==> flow/design.v <==
`timescale 1ns / 1ps
module decoder(
    input [1:0] in,
    output reg [3:0] out
    );
    always @(*) begin
        case(in)
            2'b00: out = 4'b1000;
            2'b01: out = 4'b0100;
            2'b10: out = 4'b0010;
            2'b11: out = 4'b0001;
        endcase
    end
endmodule
`timescale 1ns / 1ps
module ARITHMATIC_UNIT #(parameter width = 16)(
    input [width - 1:0] A,
    input [width - 1:0] B,
    input [1:0] ALU_FUN,
    input clk,rst,
    input Arith_Enable,
    output reg [width - 1:0] Arith_OUT,
    output reg Carry_OUT,
    output reg Arith_Flag
    );
    always@(posedge clk or negedge rst) begin
        if (!rst) begin
            Arith_OUT <= 0;
            Arith_Flag <= 0;
            Carry_OUT <= 0;        
        end
        else if (Arith_Enable) begin
            Arith_OUT <= 0;
            Carry_OUT <= 0;
            Arith_Flag <= 1;
            case (ALU_FUN)
                2'b00:
                begin
                    {Carry_OUT,Arith_OUT} <= A+B;
                end
                2'b01:
                begin
                    {Carry_OUT,Arith_OUT} <= A-B;
                end
                2'b10:
                begin
                    {Carry_OUT,Arith_OUT} <= A*B;
                end                
                2'b11:
                begin
                    {Carry_OUT,Arith_OUT} <= (B == 0) ? {1'b0, {width{1'b1}}} : A/B;
                end                
            endcase
        end
        else begin
            Arith_OUT <= 0;
            Arith_Flag <= 0;
            Carry_OUT <= 0;            
        end
    end
endmodule
`timescale 1ns / 1ps
module Logic_Unit #(parameter width = 16)(
    input [width - 1:0] A,
    input [width - 1:0] B,
    input [1:0] ALU_FUN,
    input clk,rst,
    input Logic_Enable,
    output reg [width - 1:0] Logic_OUT,
    output reg Logic_Flag
    );
 always@(posedge clk or negedge rst) begin
        if (!rst) begin
            Logic_OUT <= 0;
            Logic_Flag <= 0;
        end
        else if (Logic_Enable) begin
            Logic_OUT <= 0;
            Logic_Flag <= 1;
            case (ALU_FUN)
                2'b00:
                begin
                    Logic_OUT <= A&B;
                end
                2'b01:
                begin
                    Logic_OUT <= A|B;
                end
                2'b10:
                begin
                    Logic_OUT <= ~(A&B);
                end                
                2'b11:
                begin
                    Logic_OUT <= ~(A|B);
                end                
            endcase
        end
        else begin
            Logic_OUT <= 0;
            Logic_Flag <= 0;
        end
    end
endmodule
`timescale 1ns / 1ps
module CMP_Unit #(parameter width = 16)(
    input [width - 1:0] A,
    input [width - 1:0] B,
    input [1:0] ALU_FUN,
    input clk,rst,
    input CMP_Enable,
    output reg [width - 1:0] CMP_OUT,
    output reg CMP_Flag
    );
always@(posedge clk or negedge rst) begin
        if (!rst) begin
            CMP_OUT <= 0;
            CMP_Flag <= 0;
        end
        else if (CMP_Enable) begin
            CMP_OUT <= 0;
            CMP_Flag <= 1;
            case (ALU_FUN)
                2'b00:
                begin
                    CMP_OUT <= 0;
                end
                2'b01:
                begin
                    CMP_OUT <= (A==B);
                end
                2'b10:
                begin
                    CMP_OUT <= (A>B)? 2:0;
                end                
                2'b11:
                begin
                    CMP_OUT <= (A<B)? 3:0;
                end                
            endcase
        end
        else begin
            CMP_OUT <= 0;
            CMP_Flag <= 0;
        end
    end
endmodule
`timescale 1ns / 1ps
module Shift_Unit #(parameter width = 16)(
    input [width - 1:0] A,
    input [width - 1:0] B,
    input [1:0] ALU_FUN,
    input clk,rst,
    input Shift_Enable,
    output reg [width - 1:0] Shift_OUT,
    output reg Shift_Flag
    );
always@(posedge clk or negedge rst) begin
        if (!rst) begin
            Shift_OUT <= 0;
            Shift_Flag <= 0;
        end
        else if (Shift_Enable) begin
            Shift_OUT <= 0;
            Shift_Flag <= 1;
            case (ALU_FUN)
                2'b00:
                begin
                    Shift_OUT <= A>>1;
                end
                2'b01:
                begin
                    Shift_OUT <= A<<1;
                end
                2'b10:
                begin
                    Shift_OUT <= B>>1;
                end                
                2'b11:
                begin
                    Shift_OUT <= B<<1;
                end                
            endcase
        end
        else begin
            Shift_OUT <= 0;
            Shift_Flag <= 0;
        end
    end
endmodule
`timescale 1ns / 1ps
module ALU_TOP #(parameter width = 16)(
    input [width - 1:0] A,
    input [width - 1:0] B,
    input [3:0] ALU_FUN,
    input clk,rst,
    output  [width - 1:0] Arith_OUT,
    output  Carry_OUT,
    output  Arith_Flag,
    output  [width - 1:0] Logic_OUT,
    output  Logic_Flag,
    output  [width - 1:0] CMP_OUT,
    output  CMP_Flag,
    output  [width - 1:0] Shift_OUT,
    output  Shift_Flag
    );
wire [3:0] enables;
decoder d0 (ALU_FUN[3:2],enables);
ARITHMATIC_UNIT #(width) d1 (A,B,ALU_FUN[1:0],clk,rst,enables[3],Arith_OUT,Carry_OUT,Arith_Flag);
Logic_Unit #(width) d2 (A,B,ALU_FUN[1:0],clk,rst,enables[2],Logic_OUT,Logic_Flag);
CMP_Unit #(width) d3 (A,B,ALU_FUN[1:0],clk,rst,enables[1],CMP_OUT,CMP_Flag);
Shift_Unit #(width) d4 (A,B,ALU_FUN[1:0],clk,rst,enables[0],Shift_OUT,Shift_Flag);
endmodule
---- From RTL to reports: ALU_TOP ----
Tool output for the design above, in the order of the flow.
Lines are those of the file above, counted from 1.
Cell names lack the library's common part.
A cell with - has no value.
set-up
  top ..................................... ALU_TOP
  clock ................................... clk
  cell library ............................ sky130hd
  library corner .......................... tt_025C_1v80

---- Word-level counts ----
Counts by Yosys on the flattened word-level netlist (proc, flatten, opt, wreduce; memories kept). Register bits leave out memories and registers merged into their read ports (data or address); mux counts leave out enables and synchronous resets folded into registers. Print and check cells are left out. Cells with the same type and inputs are merged into one.
bit counts
  register bits after elaboration ......... 69
  bits in latches ......................... 0
  memory bits (writable) .................. 0
  ROM bits ................................ 0
  word width x clocked read ports ......... 0
  memories kept ........................... 0
  bits of input ports ..................... 38
  output and inout port bits .............. 69
  elaborated cells ........................ 47
cells by class
  add/subtract/negate cells ............... 2
  $mul .................................... 1
  divide/modulo/power cells ............... 1
  magnitude comparators ................... 2
  equal/unequal tests ..................... 7
  shift operators ......................... 0
  multiplexer cells ....................... 18
  bitwise gates (word level) .............. 4
  reductions and logical operators ........ 3
operators by type and width
  kind                                                              count
  16-bit by 16-bit divider with 17-bit output                       1
  16-bit by 16-bit multiplier with 17-bit output                    1
  16-bit case mux with 4-bit select                                 4
  16-bit 2-to-1 mux                                                 4
  16-bit NOT                                                        2
  16-bit by 16-bit adder with 17-bit output                         1
  16-bit by 16-bit subtractor with 17-bit output                    1
  17-bit 2-to-1 mux                                                 1
  16-bit > comparator                                               1
  16-bit less-than comparator                                       1
  16-bit == test                                                    1
  16-bit AND                                                        1
  16-bit OR                                                         1
  16-bit zero test                                                  1
  4-bit case mux with 4-bit select                                  1
  2-bit == test (second input constant)                             4
  1-bit 2-to-1 mux                                                  5
  2-bit by 1-bit == test with 1-bit output (second input constant)  2
  2-bit zero test                                                   2
  1-bit case mux with 4-bit select                                  1
  2-bit 2-to-1 mux                                                  2

---- Longest topological paths ----
Depth = most cells in a row (Yosys ltp): at word level without a register or memory, in the mapped netlist without a sequential cell, where the memories' decode and read muxes count.
logic depth
  depth in word-level cells ............... 4
  ABC_AREA ................................ 0
  gate-level depth with buffers ........... 137

---- After synthesis ----
Source: synth_stat.txt of the flow (Yosys; design flattened, memories mapped). It holds for the ABC_AREA given above (unset counts as 0); a run with the other value may have another netlist.
Totals and module areas in this step are rounded.
mapped netlist
  standard cells after synthesis .......... 2,100
  synthesis area .......................... 0.016 mm²
  flip-flops .............................. 55
  buffer cells ............................ 103
cell types
  cell      count  area in all (µm²)
  ha_1      251    3.14E+03
  fa_1      96     1.92E+03
  dfrtp_1   55     1,376.32
  xnor2_1   99     867.082
  nand2_1   221    829.546
  nor2_1    205    769.488
  inv_1     197    739.459
  a21oi_1   130    650.624
  o21ai_0   71     355.341
  xor2_1    40     350.336
  o21a_1    44     330.317
  mux4_2    14     315.302
  nor3_1    61     305.293
  clkbuf_1  71     266.506
  a21o_1    35     262.752
  nor2b_1   36     225.216
  mux2i_1   22     220.211
  mux2_2    19     213.955
Other cell types: 76; their cells: 433.
The figures by module come from a second, unflattened synthesis with its own total; it is not the netlist above.
second synthesis, totals
  cell total of the unflattened synthesis .. 2,081
  area total of the unflattened synthesis .. 0.016 mm²
Each row is one instance without its submodules.
modules
  module                       instances  cells  area (mm²)  sequential area (mm²)
  ARITHMATIC_UNIT #(width=16)  1          1,881  0.014       0.00045
  Logic_Unit #(width=16)       1          56     0.00081     0.00043
  Shift_Unit #(width=16)       1          55     0.00073     0.00043
  CMP_Unit #(width=16)         1          85     0.00064     0.000075
  decoder                      1          4      0.000026    0
  ALU_TOP                      1          0      0           0

---- Path before layout ----
OpenSTA on the mapped netlist: ideal clock, no wires. The path of least setup slack (recovery checks aside). Input and output delay are each 20% of the period. Register names are those of the netlist, which keeps one name where synthesis merged equal registers.
timing path after synthesis
  kind .................................... in2reg
  start point ............................. input port B[1]
  end point ............................... register d1.Arith_OUT[0]
  period .................................. 33,000 ps
  external input delay .................... 6,600 ps
  library setup time ...................... 131 ps
  time at the first pin ................... 6,600 ps
  arrival ................................. 33,445 ps
  required time ........................... 32,869 ps
  path slack .............................. -577 ps
  delay of the path ....................... 26,976 ps
  driving pins on the path ................ 129
  buffers on the path ..................... 12
  period reached after synthesis .......... 33,577 ps
"delay of the path" is the arrival time less input delay plus setup time.
"driving pins on the path" counts driving pins, that of a launching flip-flop among them; a cell with two outputs on the path counts twice.
"period reached after synthesis" = period - worst setup slack (recovery checks aside). The figure is calculated, with input and output delays left at 20% of the set period.
The rows between start and end are the longest chain of elaborated cells between them; the timing report does not say that the signal goes this way. Where chains are equally long, one stands for them.
A line is the first line of the expression or statement that the cell stems from. Yosys adds cells for indexed reads and writes and turns some case tables into memories.
At most two assigning lines are given for a register; there are more.
on the way, after synthesis
  cells stage by stage .................... clkbuf_1 -> clkinv_1 -> ha_1 -> a21oi_1 -> o31ai_1 -> ha_1 -> o21ai_0 -> a211oi_1 -> nand2_1 -> mux2_2 -> ha_1 -> a21o_1 -> o21a_1 -> o2111a_1 -> a211o_1 -> ha_1 -> or3_1 -> o221a_2 -> [93 not listed] -> o211ai_1 -> a22oi_1 -> nand4_1 -> nand2_1 -> clkbuf_1 -> nor2_1 -> a21oi_1 -> ha_1 -> nor2b_1 -> o21a_1 -> o21a_1 -> o21a_1 -> o21ai_0 -> nand2b_1 -> a21oi_1 -> o311ai_0 -> a211oi_1 -> a31oi_1
  cells in the longest elaborated chain ... 4
  elaborated cells between the ends (all ways) .. 5
  source lines of those cells ............. 3
  classes of those cells .................. div (1); mux (3); reduce/logical (1)
RTL lines, path after synthesis
  item                                         RTL line  source
  start, declared                              194       input [width - 1:0] B,
  16-bit by 16-bit divider with 17-bit output  51        {Carry_OUT,Arith_OUT} <= (B == 0) ? {1'b0, {width{1'b1}}} : A/B;
  17-bit 2-to-1 mux                            51
  16-bit case mux with 4-bit select            36        case (ALU_FUN)
  16-bit 2-to-1 mux                            32        else if (Arith_Enable) begin
  end, assigned                                28        Arith_OUT <= 0;
  end, assigned                                33        Arith_OUT <= 0;
  end, declared                                22        output reg [width - 1:0] Arith_OUT,

---- Timing after layout ----
Path of least setup slack in the final report of entry A (OpenROAD, finished layout, wires in). Where an end is a register, its clock arrival counts in the times.
The report prints the path's times to 10 ps; the period is as set.
timing path after layout
  kind .................................... in2reg
  start point ............................. input port B[0]
  end point ............................... register d1.Arith_OUT[0]
  period .................................. 33,000 ps
  external input delay .................... 6,600 ps
  library setup time ...................... 80 ps
  time at the first pin ................... 6,600 ps
  arrival ................................. 31,710 ps
  required time ........................... 33,250 ps
  path slack .............................. 1,540 ps
  driving pins on the path ................ 126
  buffers on the path ..................... 23
The rows between start and end are the longest chain of elaborated cells between them; the timing report does not say that the signal goes this way. Where chains are equally long, one stands for them.
At most two assigning lines are given for a register; there are more.
on the way, after layout
  cells stage by stage .................... buf_8 -> clkinvlp_4 -> ha_4 -> o21ai_4 -> o41ai_4 -> o31ai_4 -> ha_4 -> o21ai_4 -> a211oi_2 -> nand2_2 -> mux2_4 -> ha_4 -> a21o_1 -> o21a_4 -> o2111a_1 -> a211o_1 -> ha_4 -> or3_1 -> [90 not listed] -> o31a_1 -> o31a_1 -> ha_4 -> and3_4 -> a221o_1 -> a21oi_4 -> nand2_4 -> buf_4 -> buf_12 -> buf_4 -> a21oi_1 -> a22oi_1 -> ha_1 -> nand2b_1 -> or4_1 -> o21ai_1 -> a211oi_1 -> a31oi_1
  cells in the longest elaborated chain ... 4
  elaborated cells between the ends (all ways) .. 8
  source lines of those cells ............. 6
  classes of those cells .................. add/sub (2); mul (1); div (1); mux (3); reduce/logical (1)
RTL lines, path after layout
  item                                         RTL line  source
  start, declared                              194       input [width - 1:0] B,
  16-bit by 16-bit divider with 17-bit output  51        {Carry_OUT,Arith_OUT} <= (B == 0) ? {1'b0, {width{1'b1}}} : A/B;
  17-bit 2-to-1 mux                            51
  16-bit case mux with 4-bit select            36        case (ALU_FUN)
  16-bit 2-to-1 mux                            32        else if (Arith_Enable) begin
  end, assigned                                28        Arith_OUT <= 0;
  end, assigned                                33        Arith_OUT <= 0;
  end, declared                                22        output reg [width - 1:0] Arith_OUT,

--- measured runs ---
ALU_TOP through Yosys and OpenROAD on sky130hd: 3 stored runs, unordered, with their settings and measured results. The constraints put input and output delay at 20% of the set period each and load the outputs with 0.01 pF.
By "clock period achieved" is meant the clock period of the run minus its worst setup slack. This is arithmetic on one report: input and output delays are still those of the set period (20% each).
"time of the worst setup path" means the part of the period allowed to the worst setup path (the constraints hold back 20% at inputs and 20% at outputs) less its slack; where the path has registers, the arrival times of their clocks count too.
By "total power after layout" is meant OpenSTA's value without simulated activity: inputs other than the clock are taken to toggle once in ten clock periods, and the tool carries that through the logic.
"time of the worst setup path" is given in steps of 10 ps.
Results are given in rounded form.

---- entry A ----
settings
  CELL_PAD_IN_SITES_GLOBAL_PLACEMENT = 1
  CORE_ASPECT_RATIO = 0.54
  CORE_MARGIN = 3
  GPL_ROUTABILITY_DRIVEN = 0
  SETUP_SLACK_MARGIN = 5.0
  period_ns = 33.0
  CAP_MARGIN = 20
  CORE_UTILIZATION = 40
  SLEW_MARGIN = 20
results
  time of the worst setup path ............ 24,860 ps
  kind of the worst setup path ............ in2reg
  total negative setup slack .............. 0 ps
  utilization ............................. 0.55
  clock period achieved ................... 31,464 ps
  area inside the die boundary ............ 0.044 mm²
  worst slack on setup checks ............. 1,500 ps
  standard-cell area after layout ......... 0.022 mm²
  total power after layout ................ 920 µW
  Yosys chip area after synthesis ......... 0.016 mm²

---- entry B ----
settings
  period_ns = 33.0
  CAP_MARGIN = 20
  CORE_MARGIN = 2
  CORE_UTILIZATION = 40
  SLEW_MARGIN = 20
results
  time of the worst setup path ............ 25,470 ps
  kind of the worst setup path ............ in2reg
  total negative setup slack .............. 0 ps
  utilization ............................. 0.49
  clock period achieved ................... 32,068 ps
  area inside the die boundary ............ 0.043 mm²
  worst slack on setup checks ............. 930 ps
  standard-cell area after layout ......... 0.02 mm²
  total power after layout ................ 850 µW
  Yosys chip area after synthesis ......... 0.016 mm²

---- entry C ----
settings
  ABC_AREA = 1
  CAP_MARGIN = 40
  CORE_ASPECT_RATIO = 1.0
  CORE_UTILIZATION = 28
  CTS_CLUSTER_DIAMETER = 313
  CTS_CLUSTER_SIZE = 45
  GPL_ROUTABILITY_DRIVEN = 0
  MAX_ROUTING_LAYER = met5
  TNS_END_PERCENT = 20
  period_ns = 39.8
  CORE_MARGIN = 2
  SLEW_MARGIN = 20
results
  time of the worst setup path ............ 28,180 ps
  kind of the worst setup path ............ in2reg
  total negative setup slack .............. 0 ps
  utilization ............................. 0.32
  clock period achieved ................... 36,137 ps
  area inside the die boundary ............ 0.06 mm²
  worst slack on setup checks ............. 3,700 ps
  standard-cell area after layout ......... 0.018 mm²
  total power after layout ................ 600 µW
  Yosys chip area after synthesis ......... 0.016 mm²
--- end ---
